==> flow/design.v <==
module converter (
    input wire [15:0] fixed_in,     
    output reg [15:0] float_out     
);
    reg sign;                       
    reg [4:0] exponent;             
    reg [10:0] mantissa;            
    reg [15:0] magnitude;           
    reg [4:0] leading_one;          
    always @(*) begin
        sign = fixed_in[15];                        
        magnitude = sign ? (~fixed_in + 1) : fixed_in;  
        casez (magnitude)
            16'b1???????????????: leading_one = 5'd15;
            16'b01??????????????: leading_one = 5'd14;
            16'b001?????????????: leading_one = 5'd13;
            16'b0001????????????: leading_one = 5'd12;
            16'b00001???????????: leading_one = 5'd11;
            16'b000001??????????: leading_one = 5'd10;
            16'b0000001?????????: leading_one = 5'd9;
            16'b00000001????????: leading_one = 5'd8;
            16'b000000001???????: leading_one = 5'd7;
            16'b0000000001??????: leading_one = 5'd6;
            16'b00000000001?????: leading_one = 5'd5;
            16'b000000000001????: leading_one = 5'd4;
            16'b0000000000001???: leading_one = 5'd3;
            16'b00000000000001??: leading_one = 5'd2;
            16'b000000000000001?: leading_one = 5'd1;
            16'b0000000000000001: leading_one = 5'd0;
            default: leading_one = 5'd0;
        endcase
        if (magnitude == 16'b0) begin
            exponent = 5'd0;     
            mantissa = 10'd0;
        end else begin
            exponent = 5'd15 + leading_one;  
            mantissa = (magnitude << (15 - leading_one)) >> 5; 
        end
        float_out = {sign, exponent, mantissa[9:0]};
    end
endmodule
`timescale 1ns / 1ps
module fifo #(
    parameter DATA_WIDTH = 8,
    parameter FIFO_DEPTH = 16
) (
    input wire clk,               
    input wire write_reset,      
    input wire write_enable,
    input wire [DATA_WIDTH-1:0] write_data,
    input wire fast_clk,          
    input wire read_reset,
    input wire read_enable,
    output reg [DATA_WIDTH-1:0] read_data,
    output reg empty_flag,
    output reg full_flag
);
    localparam POINTER_WIDTH = $clog2(FIFO_DEPTH);
    reg [DATA_WIDTH-1:0] memory[FIFO_DEPTH-1:0];
    reg [POINTER_WIDTH:0] write_pointer;
    reg [POINTER_WIDTH:0] write_pointer_gray;
    reg [POINTER_WIDTH:0] read_pointer_gray_sync_w;
    reg [POINTER_WIDTH:0] read_pointer;
    reg [POINTER_WIDTH:0] read_pointer_gray;
    reg [POINTER_WIDTH:0] write_pointer_gray_sync_r;
    always @(posedge clk or posedge write_reset) begin
        if (write_reset) begin
            write_pointer <= 0;
            write_pointer_gray <= 0;
        end else if (write_enable && !full_flag) begin
            memory[write_pointer[POINTER_WIDTH-1:0]] <= write_data;
            write_pointer <= write_pointer + 1;
            write_pointer_gray <= (write_pointer + 1) ^ ((write_pointer + 1) >> 1);  
        end
    end
    always @(posedge fast_clk or posedge read_reset) begin
        if (read_reset) begin
            read_pointer <= 0;
            read_pointer_gray <= 0;
        end else if (read_enable && !empty_flag) begin
            read_data <= memory[read_pointer[POINTER_WIDTH-1:0]];
            read_pointer <= read_pointer + 1;
            read_pointer_gray <= (read_pointer + 1) ^ ((read_pointer + 1) >> 1);  
        end
    end
    always @(posedge clk) begin
        read_pointer_gray_sync_w <= read_pointer_gray;  
    end
    always @(posedge fast_clk) begin
        write_pointer_gray_sync_r <= write_pointer_gray;  
    end
    always @(*) begin
        empty_flag = (read_pointer_gray == write_pointer_gray_sync_r);
        full_flag = (write_pointer_gray == {~read_pointer_gray_sync_w[POINTER_WIDTH:POINTER_WIDTH-1], read_pointer_gray_sync_w[POINTER_WIDTH-2:0]});
    end
endmodule
module imem (
    input wire clk,                        
    input wire rst,                        
    input wire shift_enable,               
    input wire [15:0] new_value,           
    output reg [1023:0] data_out           
);
    reg [15:0] memory [0:63];
    integer i;
    always @(posedge clk or posedge rst) begin
        if (rst) begin
            for (i = 0; i < 64; i = i + 1) begin
                memory[i] <= 16'b0;
            end
        end else if (shift_enable) begin
            for (i = 63; i > 0; i = i - 1) begin
                memory[i] <= memory[i-1];
            end
            memory[0] <= new_value;
        end
    end
    always @(posedge clk or posedge rst) begin
        if (rst) begin
            data_out <= 1024'b0;
        end else begin
            for (i = 0; i < 64; i = i + 1) begin
                data_out[(i*16) +: 16] <= memory[i];
            end
        end
    end
endmodule
module multiplier (
	input wire [15:0] a,
	input wire [15:0] b,
	output reg [31:0] product
);
	always @(*) begin
    	product = a * b;   
	end
endmodule
module alu_mac (
	input wire clk,
	input wire reset,
	input wire [1023:0] d,    	 
	input wire [1023:0] cmem, 	 
	output reg [31:0] out,    	 
	output reg done           	 
);
	reg [5:0] tap_index;      	 
	reg [31:0] sum;           	 
	wire [31:0] product;      	 
	wire [15:0] d_element;    	 
	wire [15:0] cmem_element; 	 
	assign d_element = d[(tap_index * 16) +: 16];
	assign cmem_element = cmem[(tap_index * 16) +: 16];
	multiplier mult_inst (
    	.a(d_element),
    	.b(cmem_element),
    	.product(product)
	);
	always @(posedge clk or posedge reset) begin
    	if (reset) begin
        	sum <= 32'b0;            
        	tap_index <= 6'b0;      
        	out <= 32'b0;           
        	done <= 1'b0;           
    	end else begin
        	if (tap_index < 63) begin
            	sum <= sum + product;   
            	tap_index <= tap_index + 1;  
            	done <= 1'b0;          
        	end else begin
            	sum <= sum + product;   
            	out <= sum;             
            	tap_index <= 6'b0;      
            	sum <= 32'b0;           
            	done <= 1'b1;           
        	end
    	end
	end
endmodule
module control (
    input wire clk,                  
    input wire fast_clk,             
    input wire reset,                
    input wire fifo_full,            
    input wire fifo_empty,           
    input wire mac_done,             
    output reg write_enable,         
    output reg read_enable,          
    output reg shift_enable,         
    output reg start_mac,            
    output reg done                  
);
    reg reset_sync1_clk, reset_sync2_clk;
    always @(posedge clk) begin
        reset_sync1_clk <= reset;
        reset_sync2_clk <= reset_sync1_clk;
    end
    wire synced_reset_clk = reset_sync2_clk;
    reg reset_sync1_fast, reset_sync2_fast;
    always @(posedge fast_clk) begin
        reset_sync1_fast <= reset;
        reset_sync2_fast <= reset_sync1_fast;
    end
    wire synced_reset_fast = reset_sync2_fast;
    typedef enum logic [1:0] {
        WRITE_IDLE,    
        FIFO_WRITE     
    } write_state_t;
    write_state_t write_state, next_write_state;
    typedef enum logic [2:0] {
        READ_IDLE,     
        FIFO_READ,     
        IMEM_SHIFT,    
        START_MAC,     
        WAIT_DONE      
    } read_state_t;
    read_state_t read_state, next_read_state;
    always @(posedge clk or posedge synced_reset_clk) begin
        if (synced_reset_clk) begin
            write_state <= WRITE_IDLE;
        end else begin
            write_state <= next_write_state;
        end
    end
    always @(*) begin
        case (write_state)
            WRITE_IDLE: begin
                if (!fifo_full)
                    next_write_state = FIFO_WRITE;  
                else
                    next_write_state = WRITE_IDLE;
            end
            FIFO_WRITE: begin
                if (fifo_full)
                    next_write_state = WRITE_IDLE;  
                else
                    next_write_state = FIFO_WRITE;
            end
            default: next_write_state = WRITE_IDLE;
        endcase
    end
    always @(posedge clk or posedge synced_reset_clk) begin
        if (synced_reset_clk) begin
            write_enable <= 1'b0;
        end else begin
            write_enable <= (write_state == FIFO_WRITE);
        end
    end
    always @(posedge fast_clk or posedge synced_reset_fast) begin
        if (synced_reset_fast) begin
            read_state <= READ_IDLE;
        end else begin
            read_state <= next_read_state;
        end
    end
    always @(*) begin
        case (read_state)
            READ_IDLE: begin
                if (!fifo_empty)
                    next_read_state = FIFO_READ;  
                else
                    next_read_state = READ_IDLE;
            end
            FIFO_READ: begin
                next_read_state = IMEM_SHIFT;     
            end
            IMEM_SHIFT: begin
                next_read_state = START_MAC;      
            end
            START_MAC: begin
                next_read_state = WAIT_DONE;      
            end
            WAIT_DONE: begin
                if (mac_done)
                    next_read_state = READ_IDLE;  
                else
                    next_read_state = WAIT_DONE;
            end
            default: next_read_state = READ_IDLE;
        endcase
    end
    always @(posedge fast_clk or posedge synced_reset_fast) begin
        if (synced_reset_fast) begin
            read_enable <= 1'b0;
            shift_enable <= 1'b0;
            start_mac <= 1'b0;
            done <= 1'b0;
        end else begin
            read_enable <= (read_state == FIFO_READ);
            shift_enable <= (read_state == IMEM_SHIFT);
            start_mac <= (read_state == START_MAC);
            done <= (read_state == WAIT_DONE && mac_done);
        end
    end
endmodule
module datapath (
    input wire clk,                   
    input wire fast_clk,              
    input wire reset,                 
    input wire write_enable,          
    input wire read_enable,           
    input wire shift_enable,          
    input wire cen,                   
    input wire wen,                   
    input wire [5:0] addr,            
    input wire [15:0] input_data,     
    input wire [1023:0] cmem_data_in,  
    output wire [31:0] result,        
    output wire fifo_empty,           
    output wire fifo_full,            
    output wire done                  
);
    wire [15:0] fifo_out;             
    wire [15:0] float_data;           
    wire [1023:0] imem_data;          
    wire [1023:0] cmem_flat_data;     
    wire [31:0] alu_out;              
    wire mac_done;                    
    fifo #(
        .DATA_WIDTH(16),
        .FIFO_DEPTH(64)
    ) fifo_inst (
        .clk(clk),
        .write_reset(reset),
        .write_enable(write_enable),
        .write_data(input_data),
        .fast_clk(fast_clk),
        .read_reset(reset),
        .read_enable(read_enable),
        .read_data(fifo_out),
        .empty_flag(fifo_empty),
        .full_flag(fifo_full)
    );
    converter converter_inst (
        .fixed_in(fifo_out),        
        .float_out(float_data)      
    );
    imem imem_inst (
        .clk(clk),
        .rst(reset),
        .shift_enable(shift_enable),
        .new_value(float_data),     
        .data_out(imem_data)
    );
    assign cmem_flat_data = cmem_data_in;
    alu_mac alu_mac_inst (
        .clk(fast_clk),
        .reset(reset),
        .d(imem_data),               
        .cmem(cmem_flat_data),       
        .out(alu_out),
        .done(mac_done)
    );
    assign result = alu_out;
    assign done = mac_done;
endmodule
module top_module (
    input wire clk,                 
    input wire reset,               
    input wire [15:0] input_data,   
    input wire [1023:0] cmem_data_in,  
    output wire [31:0] result,      
    output wire done                
);
    wire write_enable;      
    wire read_enable;       
    wire shift_enable;      
    wire fifo_empty;        
    wire fifo_full;         
    wire mac_done;          
    control control_inst (
        .clk(clk),
        .fast_clk(clk),
        .reset(reset),
        .fifo_full(fifo_full),
        .fifo_empty(fifo_empty),
        .mac_done(mac_done),
        .write_enable(write_enable),
        .read_enable(read_enable),
        .shift_enable(shift_enable),
        .done(done)
    );
    datapath datapath_inst (
        .clk(clk),
        .fast_clk(clk),
        .reset(reset),
        .write_enable(write_enable),
        .read_enable(read_enable),
        .shift_enable(shift_enable),
        .input_data(input_data),
        .cmem_data_in(cmem_data_in),
        .result(result),
        .fifo_empty(fifo_empty),
        .fifo_full(fifo_full),
        .done(mac_done)
    );
endmodule
; Step by step through the tools: top_module
; The steps from the RTL of top_module to its reports follow in flow order.
; Line numbers count from 1 in the design file above.
; Cell names lack the library's common part.
; The mark -- stands for no value.
[setup]
top = top_module
clock_port = clk
library = sky130hd
lib_corner = tt_025C_1v80

; After elaboration
; Source: Yosys, flattened and elaborated. Widths are those after wreduce. Registers that Yosys merges into a memory's read port (data or address) are not register bits. Print and check cells do not count. Equal cells are merged and count once.
[word_totals]
register_bits = 3212
in_bits = 1042
out_inout_bits = 33
elab_cells = 401
[op_classes]
add_sub_neg = 7
mul = 1
n_cmp = 1
n_eq = 147
shift = 3
muxes = 13
n_logic = 5
reduce_and_logical = 76
[op_table]
columns = operator, count
row1 = indexed select 1024 x 11 -> 16 bit, 2
row2 = parallel mux 16 bit (select 64 bit), 1
row3 = multiplier 16 x 16 -> 32 bit, 1
row4 = == test 6 bit (second input constant), 64
row5 = AND reduction 3 bit, 64
row6 = == test 6 x 5 -> 1 bit (second input constant), 32
row7 = == test 6 x 4 -> 1 bit (second input constant), 16
row8 = parallel mux 4 bit (select 15 bit), 1
row9 = == test 6 x 3 -> 1 bit (second input constant), 8
row10 = << shifter 16 x 32 -> 15 bit, 1
row11 = adder 32 bit, 1
row12 = 2-to-1 mux 32 bit, 1
row13 = == test 6 x 2 -> 1 bit (second input constant), 4
row14 = == test 6 x 1 -> 1 bit (second input constant), 3
row15 = adder 16 x 1 -> 16 bit (second input constant), 1
row16 = inverter 16 bit, 1
row17 = logical NOT 16 bit, 1
row18 = adder 7 x 1 -> 8 bit (second input constant), 2
row19 = 2-to-1 mux 16 bit, 1
row20 = == test 15 x 1 -> 1 bit (second input constant), 1
row21 = parallel mux 3 bit (select 5 bit), 1
row22 = == test 14 x 1 -> 1 bit (second input constant), 1
row23 = == test 7 bit, 2
row24 = bitwise XOR 7 bit, 2
row25 = == test 13 x 1 -> 1 bit (second input constant), 1
row26 = == test 12 x 1 -> 1 bit (second input constant), 1
row27 = logical NOT 6 bit, 2
row28 = == test 11 x 1 -> 1 bit (second input constant), 1
; Other operator kinds: 28; their cells: 36.

; Depth
; Depth = most cells in a row (Yosys ltp): at word level without a register or memory, in the mapped netlist without a sequential cell, where the memories' decode and read muxes count.
[logic_depth]
depth_word = 8
ABC_AREA = 0
mapped_depth = 35
mapped_depth_nobuf = 29

; Mapped cells and area
; Yosys stat after the flow's synthesis: flattened, memories mapped to cells. It holds for the ABC_AREA given above (unset counts as 0); a run with the other value may have another netlist.
[by_type]
columns = type, count, area_total_um2
row1 = dfrtp_1, 2154, 5.39E+04
row2 = edfxtp_1, 1040, 3.12E+04
row3 = mux4_2, 657, 1.48E+04
row4 = mux2_2, 1058, 1.19E+04
row5 = fa_1, 225, 4504.32
row6 = inv_1, 392, 1.47E+03
row7 = a22oi_1, 193, 1448.89
row8 = ha_1, 110, 1376.32
row9 = a221oi_1, 147, 1.29E+03
row10 = a22o_1, 145, 1.27E+03
row11 = clkbuf_1, 330, 1.24E+03
row12 = nor2_1, 291, 1.09E+03
row13 = nand2_1, 215, 807.024
row14 = nand4_1, 69, 431.664
row15 = xnor2_1, 43, 376.611
row16 = xor2_1, 42, 367.853
row17 = a21oi_1, 66, 330.317
row18 = dfxtp_1, 16, 320.307
; Other cell types: 74; their cells: 609.
[synth_totals]
cells = 7802
yosys_area_um2 = 132185.5
ff_cells = 3211
buf_cells = 432
; By module: a second synthesis without flattening, with its own total; a netlist apart from the flattened one above.
[unflattened]
cells_unflattened = 8286
hier_area_um2 = 135329.8
; Each row is one instance without its submodules.
[modules]
columns = mod, n_inst, n_cells, mod_area_um2
row1 = imem, 1, 3187, 63611.0
row2 = fifo, 1, 2446, 41121.9
row3 = alu_mac, 1, 1436, 20189.4
row4 = multiplier, 1, 995, 8598.2
row5 = converter, 1, 201, 1457.6
row6 = control, 1, 21, 351.6
row7 = datapath, 1, 0, 0.0
row8 = top_module, 1, 0, 0.0

; Path before layout
; OpenSTA on the mapped netlist: ideal clock, no wires. The path of least setup slack (recovery checks aside). Input and output delay are each 20% of the period. Register names are those of the netlist, which keeps one name where synthesis merged equal registers.
[synth_timing]
path_kind = input to register
from = input port reset
to = register datapath_inst.fifo_inst.memory[31][0]
period_ps = 12000
in_delay_ps = 2400
t_first_pin_ps = 2400
arrival_time_ps = 54163
setup_slack_ps = -42583
delay_ps = 52183
driving_pins = 3
n_path_buf = 0
period_less_setup_slack_ps = 54583
; "delay_ps" is the arrival time less input delay plus setup time.
; "driving_pins" counts driving pins, that of a launching flip-flop among them; a cell with two outputs on the path counts twice.
; "period_less_setup_slack_ps" = period - worst setup slack (recovery checks aside). The figure is calculated, with input and output delays left at 20% of the set period.
; The rows between start and end are the longest chain of elaborated cells between them; the timing report does not say that the signal goes this way. Where chains are equally long, one stands for them.
; Each line given opens the expression or statement behind the cell; cells for indexed reads and writes are added by Yosys, which also makes memories of some case tables.
; Lines with a computed index may be missing from the assigning lines.
[synth_via]
path_cell_list = inv_1 nand2_1 nor2_1
elab_chain_cells = 2
cells_between = 2
cone_lines = 0
[synth_lines]
columns = item, line_no
row1 = "start, declared", 357  ; input wire reset,
row2 = inverter 1 bit, --
row3 = AND reduction 3 bit, --
row4 = "end, declared", 59  ; reg [DATA_WIDTH-1:0] memory[FIFO_DEPTH-1:0];

; Timing after layout
; Path of least setup slack in the final report of run A (OpenROAD, finished layout, wires in). Where an end is a register, its clock arrival counts in the times.
; The path's times are printed in steps of 10 ps; the period is the one set.
[layout_timing]
path_kind = input to register
from = input port cmem_data_in[98]
to = register datapath_inst.alu_mac_inst.sum[30]
period_ps = 12000
in_delay_ps = 2400
t_first_pin_ps = 2400
arrival_time_ps = 11930
setup_slack_ps = 840
driving_pins = 24
n_path_buf = 2
; The rows between start and end are the longest chain of elaborated cells between them; the timing report does not say that the signal goes this way. Where chains are equally long, one stands for them.
; At most two assigning lines are given for a register; there are more.
[layout_via]
path_cell_list = clkdlybuf4s50_1 mux4_2 mux4_2 mux4_2 buf_4 nand2_1 fa_1 fa_1 fa_1 inv_1 fa_1 fa_1 inv_1 fa_1 inv_1 ha_1 nand4_1 o41ai_1 o2111ai_1 a311oi_1 o211ai_1 a21oi_1 o21ai_0 and3b_1
elab_chain_cells = 4
cells_between = 4
[layout_lines]
columns = item, line_no
row1 = "start, declared", 359  ; input wire [1023:0] cmem_data_in,
row2 = indexed select 1024 x 11 -> 16 bit, 151  ; assign cmem_element = cmem[(tap_index * 16) +: 16];
row3 = multiplier 16 x 16 -> 32 bit, 134
row4 = adder 32 bit, 165
row5 = 2-to-1 mux 32 bit, 164  ; if (tap_index < 63) begin
row6 = "end, assigned", 165
row7 = "end, assigned", 169
row8 = "end, declared", 146  ; reg [31:0] sum;

; Below are 6 stored runs of the flow (Yosys, OpenROAD; platform sky130hd) on top_module, each with its settings and what was measured, unordered. Constraints: input delay and output delay 20% of the set period each, output load 0.01 pF.
; By "period_reached_ps" is meant the clock period of the run minus its worst setup slack. This is arithmetic on one report: input and output delays are still those of the set period (20% each).
; By "critical_path_time_ps" is meant the share of the clock period that the worst setup path is allowed (20% is reserved at inputs, 20% at outputs), minus its slack. Clock arrival times at its registers enter into it.
; By "power_total_w" is meant OpenSTA's value without simulated activity: inputs other than the clock are taken to toggle once in ten clock periods, and the tool carries that through the logic.
; "critical_path_time_ps" is given in steps of 10 ps.

[run A: settings]
CELL_PAD_IN_SITES_DETAIL_PLACEMENT = 0
CELL_PAD_IN_SITES_GLOBAL_PLACEMENT = 1
CTS_CLUSTER_DIAMETER = 285
CTS_CLUSTER_SIZE = 69
MAX_ROUTING_LAYER = met4
PLACE_DENSITY_LB_ADDON = 0.15
SETUP_SLACK_MARGIN = -0.87
SLEW_MARGIN = 0
TNS_END_PERCENT = 10
period_ns = 12.0
CAP_MARGIN = 20
CORE_MARGIN = 2
CORE_UTILIZATION = 40
[run A: results]
synthArea_um2 = 132185.5
total_die_area_um2 = 335079.0
finalCellArea_um2 = 151416.0
finish.utilization_pct = 45.9
fin_ws_ps = 836
setupTns_ps = 0
power_total_w = 0.016523
period_reached_ps = 11164
critical_path_time_ps = 8760
timing.worst_path_kind = input to register

[run B: settings]
CORE_UTILIZATION = 40
PLACE_DENSITY = 0.6
period_ns = 10.7
CAP_MARGIN = 20
CORE_MARGIN = 2
SLEW_MARGIN = 20
[run B: results]
synthArea_um2 = 132185.5
total_die_area_um2 = 335079.0
finalCellArea_um2 = 161581.0
finish.utilization_pct = 49.0
fin_ws_ps = 884
setupTns_ps = 0
power_total_w = 0.026239
period_reached_ps = 9816
critical_path_time_ps = 9820
timing.worst_path_kind = register to register

[run C: settings]
CTS_CLUSTER_DIAMETER = 285
SETUP_SLACK_MARGIN = -0.87
SLEW_MARGIN = 0
period_ns = 12.0
CAP_MARGIN = 20
CORE_MARGIN = 2
CORE_UTILIZATION = 40
[run C: results]
synthArea_um2 = 132185.5
total_die_area_um2 = 335079.0
finalCellArea_um2 = 160882.0
finish.utilization_pct = 48.8
fin_ws_ps = 1513
setupTns_ps = 0
power_total_w = 0.023076
period_reached_ps = 10487
critical_path_time_ps = 8090
timing.worst_path_kind = input to register

[run D: settings]
CORE_ASPECT_RATIO = 1.57
CORE_MARGIN = 3
CORE_UTILIZATION = 59
PLACE_DENSITY = 0.75
period_ns = 6.97
CAP_MARGIN = 20
SLEW_MARGIN = 20
[run D: results]
synthArea_um2 = 132185.5
total_die_area_um2 = 229905.0
finalCellArea_um2 = 162981.0
finish.utilization_pct = 73.2
fin_ws_ps = -1670
setupTns_ps = -24953
power_total_w = 0.03806
period_reached_ps = 8640
critical_path_time_ps = 8640
timing.worst_path_kind = register to register

[run E: settings]
CELL_PAD_IN_SITES_DETAIL_PLACEMENT = 1
CTS_CLUSTER_DIAMETER = 285
CTS_CLUSTER_SIZE = 40
SETUP_SLACK_MARGIN = -0.87
SLEW_MARGIN = 0
period_ns = 12.0
CAP_MARGIN = 20
CORE_MARGIN = 2
CORE_UTILIZATION = 40
[run E: results]
synthArea_um2 = 132185.5
total_die_area_um2 = 335079.0
finalCellArea_um2 = 152396.0
finish.utilization_pct = 46.2
fin_ws_ps = 1036
setupTns_ps = 0
power_total_w = 0.017344
period_reached_ps = 10964
critical_path_time_ps = 8560
timing.worst_path_kind = input to register

[run F: settings]
CAP_MARGIN = 35
CELL_PAD_IN_SITES_DETAIL_PLACEMENT = 2
CELL_PAD_IN_SITES_GLOBAL_PLACEMENT = 1
CTS_CLUSTER_DIAMETER = 285
CTS_CLUSTER_SIZE = 69
MAX_ROUTING_LAYER = met5
PLACE_DENSITY = 0.92
SETUP_SLACK_MARGIN = -0.87
SLEW_MARGIN = 0
TNS_END_PERCENT = 65
period_ns = 11.7
CORE_MARGIN = 2
CORE_UTILIZATION = 40
[run F: results]
synthArea_um2 = 132185.5
total_die_area_um2 = 335079.0
finalCellArea_um2 = 152467.0
finish.utilization_pct = 46.2
fin_ws_ps = -1565
setupTns_ps = -13459
power_total_w = 0.017684
period_reached_ps = 13265
critical_path_time_ps = 13260
timing.worst_path_kind = register to register
